==> flow/design.v <==
`timescale 1ns/100ps
module mult(
	input 			clk,				
	input 			rst_n,				
	input 			pipe_flush,				
	input 	[63:0] 	a,				
	input 	[63:0] 	b,				
	output 	[63:0] 	result				
);
	wire [63:0] result_tmp;
	reg [63:0] pipe_reg_0;
	reg [63:0] pipe_reg_1;
	assign result_tmp = a*b;
	assign result = pipe_reg_1;
	always@(posedge clk or negedge rst_n) begin
		if(~rst_n) begin
			pipe_reg_0 <= 0;
			pipe_reg_1 <= 0;
		end
		else if(pipe_flush) begin
			pipe_reg_0 <= 0;
			pipe_reg_1 <= 0;
		end
		else begin
			pipe_reg_0 <= result_tmp;
			pipe_reg_1 <= pipe_reg_0;
		end
	end
endmodule  
`timescale 1ns/100ps
module mult_top(
	input 							clk, 
	input							rst_n,
	input							pipe_flush,
	input 			[32-1:0] 	mcand,
	input 			[32-1:0] 	mplier,
	input 			[4:0]	 		func,
	output logic 	[32-1:0] 	result
);
	localparam [4:0] ALU_ADD    = 5'h00;
	localparam [4:0] ALU_MUL    = 5'h0a;
	localparam [4:0] ALU_MULH   = 5'h0b;
	localparam [4:0] ALU_MULHSU = 5'h0c;
	localparam [4:0] ALU_MULHU  = 5'h0d;
	logic [32-1:0] mcand_in, mplier_in;
    logic signed [32-1:0] signed_mcand_in, signed_mplier_in;
    logic [2*32-1:0] product_out;
	logic signed [2*32-1:0] signed_product_out;
	logic [4:0] func_d0;
	logic [4:0] func_d1;
	assign mcand_in = mcand;
    assign mplier_in = mplier;
    assign signed_mcand_in = mcand;
    assign signed_mplier_in = mplier;
	always@(posedge clk or negedge rst_n) begin 
		if(~rst_n)begin 
			func_d0 <= ALU_ADD;
			func_d1 <= ALU_ADD;
		end
		else if(pipe_flush)begin
			func_d0 <= ALU_ADD;
			func_d1 <= ALU_ADD;
		end
		else begin
			func_d0 <= func;
			func_d1 <= func_d0;
		end
	end
    always_comb begin
        case(func_d1)
            ALU_MUL:	begin
            	result = signed_product_out[32-1:0];
            end    
            ALU_MULH:	begin
            	result = signed_product_out[2*32-1:32];
            end   
            ALU_MULHSU:	begin
            	result = product_out[2*32-1:32];
            end
            ALU_MULHU:	begin
            	result = product_out[2*32-1:32];
            end  
            default:	begin
            	result = 32'hfacebeec;   
            end    
        endcase
    end
	mult u_mult_signed(
		.clk(clk),
		.rst_n(rst_n),
		.pipe_flush(pipe_flush),
		.a({{32{signed_mcand_in[31]}},signed_mcand_in}),
		.b({{32{signed_mplier_in[31]}},signed_mplier_in}),
		.result(signed_product_out)
	);
	mult u_mult_unsigned(
		.clk(clk),
		.rst_n(rst_n),
		.pipe_flush(pipe_flush),
		.a({{32{mcand_in[31] & (func == ALU_MULHSU)}},mcand_in}),
		.b({32'b0,mplier_in}),
		.result(product_out)
	);
endmodule
== Reports on mult_top ==
The steps from the RTL of mult_top to its reports follow in flow order.
Line numbers count from 1 in the design file above.
Cell names lack the library's common part.
Not given: --

* Top: mult_top
* Clock port: clk
* Standard-cell library: sky130hd
* Library corner: tt_025C_1v80

== After elaboration ==
Source: Yosys, flattened and elaborated, memories not mapped. Widths are those after wreduce; folded enables and synchronous resets count as part of the registers. Registers that Yosys merges into a memory's read port (data or address) are not register bits. Print and check cells do not count. Equal cells are merged and count once.

* Multipliers: 2
* Equality and inequality tests: 5
* Muxes and demuxes: 7
* Bitwise operators: 1
* Reduce/logical cells: 1

{| class="wikitable"
|+ Operator list
! cell !! number
|-
| multiplier 33 x 33 -> 64 bit || 1
|-
| multiplier 32 x 32 -> 64 bit || 1
|-
| 2-to-1 mux 64 bit || 4
|-
| case mux 32 bit (select 3 bit) || 1
|-
| equality test 5 x 4 -> 1 bit with constant B || 5
|-
| 2-to-1 mux 5 bit || 2
|-
| OR reduction 2 bit || 1
|-
| bitwise AND 1 bit || 1
|}

* Register bits after elaboration: 266
* Input bits: 72

== Longest topological paths ==
Longest topological path by Yosys (ltp), each cell counted once; first at word level (registers and memories cut), then after technology mapping (sequential cells cut; the memories' decode and read muxes count).

* Depth in word-level cells: 4
* ABC_AREA: 0
* Depth in mapped cells: 30
* Mapped depth without buffers: 28

== Mapped cells and area ==
Yosys stat after the flow's synthesis: flattened, memories mapped to cells. It holds for the ABC_AREA given above (unset counts as 0); a run with the other value may have another netlist.

* Mapped cells: 7,586
* Chip area (Yosys): 0.0752184 mm2
* Sequential part of the area: 0.0050548 mm2
* Flip-flop cells: 202
* Buffer cells: 268

{| class="wikitable"
|+ Cells by type
! type !! number
|-
| fa_1 || 2,153
|-
| inv_1 || 2,399
|-
| dfrtp_1 || 202
|-
| ha_1 || 380
|-
| and2_1 || 471
|-
| nand2_1 || 695
|-
| nor2b_1 || 159
|-
| clkbuf_1 || 254
|-
| xnor2_1 || 97
|-
| a21oi_1 || 117
|-
| a21o_1 || 66
|-
| nor2_1 || 126
|-
| o21ai_0 || 75
|-
| mux2i_1 || 32
|-
| xor2_1 || 35
|-
| o211ai_1 || 30
|-
| nand3_1 || 35
|-
| o21bai_1 || 17
|}

Not listed: further types 58, cells in them 243.
By module: a second synthesis without flattening, with its own total; a netlist apart from the flattened one above.

* Cells (unflattened synthesis): 14,939
* Area total of the unflattened synthesis: 0.1358165 mm2

Rows give one instance, submodules left out.

{| class="wikitable"
|+ Modules
! module !! times used !! cells !! area (mm2) !! seq. area (mm2)
|-
| mult || 2 || 7,419 || 0.0673834 || 0.0032031
|-
| mult_top || 1 || 101 || 0.0010498 || 0.0002502
|}

== Timing after synthesis ==
Source: OpenSTA report_checks on the synthesized netlist (no wires, ideal clock, input and output delay 20% of the period each), path of least setup slack; recovery checks are left aside. Register names are those of the netlist, which keeps one name where synthesis merged equal registers.

* Path kind: input to register
* Start point: input port func[0]
* End point: register u_mult_unsigned.pipe_reg_0[58]
* Period: 13.0 ns
* Library setup time: 0.128 ns
* Launch time at the first pin: 2.600 ns
* Data arrival time: 10.604 ns
* Data required time: 12.872 ns
* Setup slack: 2.268 ns
* Path delay: 8.132 ns
* Stages: 26
* Path buffers: 1
* Synthesis period reached: 10.732 ns

"path delay" is the arrival time less input delay plus setup time.
"stages": output pins that drive a net of the path, with the launching flip-flop's if there is one; two outputs of one cell count as two.
"synthesis period reached" = period - worst setup slack (recovery checks aside). The figure is calculated, with input and output delays left at 20% of the set period.
The rows between start and end are the longest chain of elaborated cells between them; the timing report does not say that the signal goes this way. Where chains are equally long, one stands for them.
A line is the first line of the expression or statement that the cell stems from. Yosys adds cells for indexed reads and writes and turns some case tables into memories.
A register here has more assigning lines than the two given.

* Cell sequence: nand4b_1 > nor3_1 > clkbuf_1 > nand2_1 > fa_1 > inv_1 > fa_1 > inv_1 > fa_1 > fa_1 > inv_1 > fa_1 > fa_1 > fa_1 > fa_1 > ha_1 > a21oi_1 > o21ai_0 > a221oi_1 > o211ai_1 > a2111oi_2 > or3_4 > a21oi_2 > or2_4 > a31oi_4 > mux2_1
* Cells in the longest elaborated chain: 4

{| class="wikitable"
|+ RTL lines, path post-synthesis
! what !! RTL line !! source
|-
| start: declaration || 37 || <nowiki>input [4:0] func,</nowiki>
|-
| equality test 5 x 4 -> 1 bit || 100 || <nowiki>.a({{32{mcand_in[31] & (func == ALU_MULHSU)}},mcand_in}),</nowiki>
|-
| bitwise AND 1 bit || 100 ||
|-
| multiplier 33 x 33 -> 64 bit || 13 || <nowiki>assign result_tmp = a*b;</nowiki>
|-
| 2-to-1 mux 64 bit || 20 || <nowiki>else if(pipe_flush) begin</nowiki>
|-
| end: assignment || 21 || <nowiki>pipe_reg_0 <= 0;</nowiki>
|-
| end: assignment || 25 || <nowiki>pipe_reg_0 <= result_tmp;</nowiki>
|-
| end: declaration || 11 || <nowiki>reg [63:0] pipe_reg_0;</nowiki>
|}

== Worst path after layout ==
From the final timing report of run 1: the path of least setup slack in the routed layout; clock arrival at registers is part of the times.

* Path kind: input to register
* Start point: input port mcand[31]
* End point: register u_mult_unsigned.pipe_reg_0[58]
* Period: 21.7 ns
* Library setup time: 0.12 ns
* Launch time at the first pin: 4.34 ns
* Data arrival time: 13.86 ns
* Data required time: 22.09 ns
* Setup slack: 8.23 ns
* Stages: 28
* Path buffers: 3

The rows between start and end are the longest chain of elaborated cells between them; the timing report does not say that the signal goes this way. Where chains are equally long, one stands for them.
A register here has more assigning lines than the two given.

* Cell sequence: clkdlybuf4s50_1 > buf_4 > nand4b_1 > nor3_2 > buf_4 > nand2_1 > fa_1 > inv_1 > fa_1 > inv_1 > fa_1 > fa_1 > inv_1 > fa_1 > fa_1 > fa_1 > fa_1 > ha_1 > a21oi_1 > o21ai_0 > a221oi_1 > o211ai_1 > a2111oi_2 > or3_4 > a21oi_2 > or2_4 > a31oi_4 > mux2_1
* Cells in the longest elaborated chain: 3

{| class="wikitable"
|+ RTL lines, path after layout
! what !! RTL line !! source
|-
| start: declaration || 35 || <nowiki>input [32-1:0] mcand,</nowiki>
|-
| bitwise AND 1 bit || 100 || <nowiki>.a({{32{mcand_in[31] & (func == ALU_MULHSU)}},mcand_in}),</nowiki>
|-
| multiplier 33 x 33 -> 64 bit || 13 || <nowiki>assign result_tmp = a*b;</nowiki>
|-
| 2-to-1 mux 64 bit || 20 || <nowiki>else if(pipe_flush) begin</nowiki>
|-
| end: assignment || 21 || <nowiki>pipe_reg_0 <= 0;</nowiki>
|-
| end: assignment || 25 || <nowiki>pipe_reg_0 <= result_tmp;</nowiki>
|-
| end: declaration || 11 || <nowiki>reg [63:0] pipe_reg_0;</nowiki>
|}

Subject: flow runs of mult_top

Hi,

Record of 5 stored runs of the RTL-to-layout flow on mult_top, platform sky130hd. The runs are unordered. Constraints: input delay and output delay 20% of the set period each, output load 0.01 pF.
"achieved clock period" means the clock period less the worst setup slack. The figure is calculated, with input and output delays left at 20% of the set period.
"critical setup path time": the worst setup path's part of the clock period (all of it between registers, 20% less for each end at a port) less its slack. A launch clock that arrives late makes it longer, a capture clock that arrives late makes it shorter.

=== Run 1 ===
{| class="wikitable"
! Setting !! Value
|-
| CORE_UTILIZATION || 40
|-
| period_ns || 21.7
|-
| CAP_MARGIN || 20
|-
| CORE_MARGIN || 2
|-
| SLEW_MARGIN || 20
|-
! Result !! Value
|-
| Post-route setup TNS || 0.000 ns
|-
| Utilization after layout || 42.5 %
|-
| Critical setup path time || 9.13 ns
|-
| Kind of the worst setup path || input to register
|-
| Achieved clock period || 13.471 ns
|-
| Worst slack on setup checks || 8.229 ns
|-
| Worst hold slack || 0.461 ns
|-
| Area inside the die boundary || 0.191529 mm2
|-
| Mapped cell area after synthesis || 0.0752184 mm2
|}

=== Run 2 ===
{| class="wikitable"
! Setting !! Value
|-
| CORE_UTILIZATION || 59
|-
| period_ns || 12.2
|-
| CAP_MARGIN || 20
|-
| CORE_MARGIN || 2
|-
| SLEW_MARGIN || 20
|-
! Result !! Value
|-
| Area inside the die boundary || 0.130361 mm2
|-
| Achieved clock period || 11.687 ns
|-
| Post-route setup TNS || 0.000 ns
|-
| Mapped cell area after synthesis || 0.0752184 mm2
|-
| Worst hold slack || 0.457 ns
|-
| Utilization after layout || 62.3 %
|-
| Worst slack on setup checks || 0.513 ns
|-
| Critical setup path time || 9.25 ns
|-
| Kind of the worst setup path || input to register
|}

=== Run 3 ===
{| class="wikitable"
! Setting !! Value
|-
| CORE_UTILIZATION || 40
|-
| CTS_CLUSTER_DIAMETER || 268
|-
| CTS_CLUSTER_SIZE || 57
|-
| GPL_ROUTABILITY_DRIVEN || 0
|-
| MIN_ROUTING_LAYER || met2
|-
| period_ns || 13.0
|-
| CAP_MARGIN || 20
|-
| CORE_MARGIN || 2
|-
| SLEW_MARGIN || 20
|-
! Result !! Value
|-
| Critical setup path time || 10.12 ns
|-
| Kind of the worst setup path || input to register
|-
| Post-route setup TNS || 0.000 ns
|-
| Worst slack on setup checks || 0.276 ns
|-
| Mapped cell area after synthesis || 0.0752184 mm2
|-
| Worst hold slack || 0.472 ns
|-
| Area inside the die boundary || 0.191529 mm2
|-
| Utilization after layout || 42.4 %
|-
| Achieved clock period || 12.724 ns
|}

=== Run 4 ===
{| class="wikitable"
! Setting !! Value
|-
| ABC_AREA || 0
|-
| CORE_ASPECT_RATIO || 1.78
|-
| CORE_MARGIN || 2
|-
| CORE_UTILIZATION || 45
|-
| GPL_ROUTABILITY_DRIVEN || 0
|-
| GPL_TIMING_DRIVEN || 1
|-
| PLACE_DENSITY || 0.67
|-
| SETUP_SLACK_MARGIN || 2.18
|-
| SLEW_MARGIN || 0
|-
| TNS_END_PERCENT || 30
|-
| period_ns || 10.3
|-
| CAP_MARGIN || 20
|-
! Result !! Value
|-
| Worst slack on setup checks || 0.783 ns
|-
| Area inside the die boundary || 0.170576 mm2
|-
| Post-route setup TNS || 0.000 ns
|-
| Mapped cell area after synthesis || 0.0752184 mm2
|-
| Worst hold slack || 0.439 ns
|-
| Utilization after layout || 53.8 %
|-
| Achieved clock period || 9.517 ns
|-
| Critical setup path time || 7.46 ns
|-
| Kind of the worst setup path || input to register
|}

=== Run 5 ===
{| class="wikitable"
! Setting !! Value
|-
| CELL_PAD_IN_SITES_DETAIL_PLACEMENT || 1
|-
| CELL_PAD_IN_SITES_GLOBAL_PLACEMENT || 1
|-
| CORE_ASPECT_RATIO || 0.52
|-
| CORE_UTILIZATION || 18
|-
| CTS_CLUSTER_DIAMETER || 92
|-
| PLACE_DENSITY_LB_ADDON || 0.12
|-
| SETUP_SLACK_MARGIN || 2.62
|-
| SLEW_MARGIN || 5
|-
| period_ns || 10.2
|-
| CAP_MARGIN || 20
|-
| CORE_MARGIN || 2
|-
! Result !! Value
|-
| Critical setup path time || 7.40 ns
|-
| Kind of the worst setup path || input to register
|-
| Worst slack on setup checks || 0.758 ns
|-
| Area inside the die boundary || 0.423344 mm2
|-
| Utilization after layout || 24.2 %
|-
| Achieved clock period || 9.442 ns
|-
| Mapped cell area after synthesis || 0.0752184 mm2
|-
| Post-route setup TNS || 0.000 ns
|-
| Worst hold slack || 0.462 ns
|}

Regards
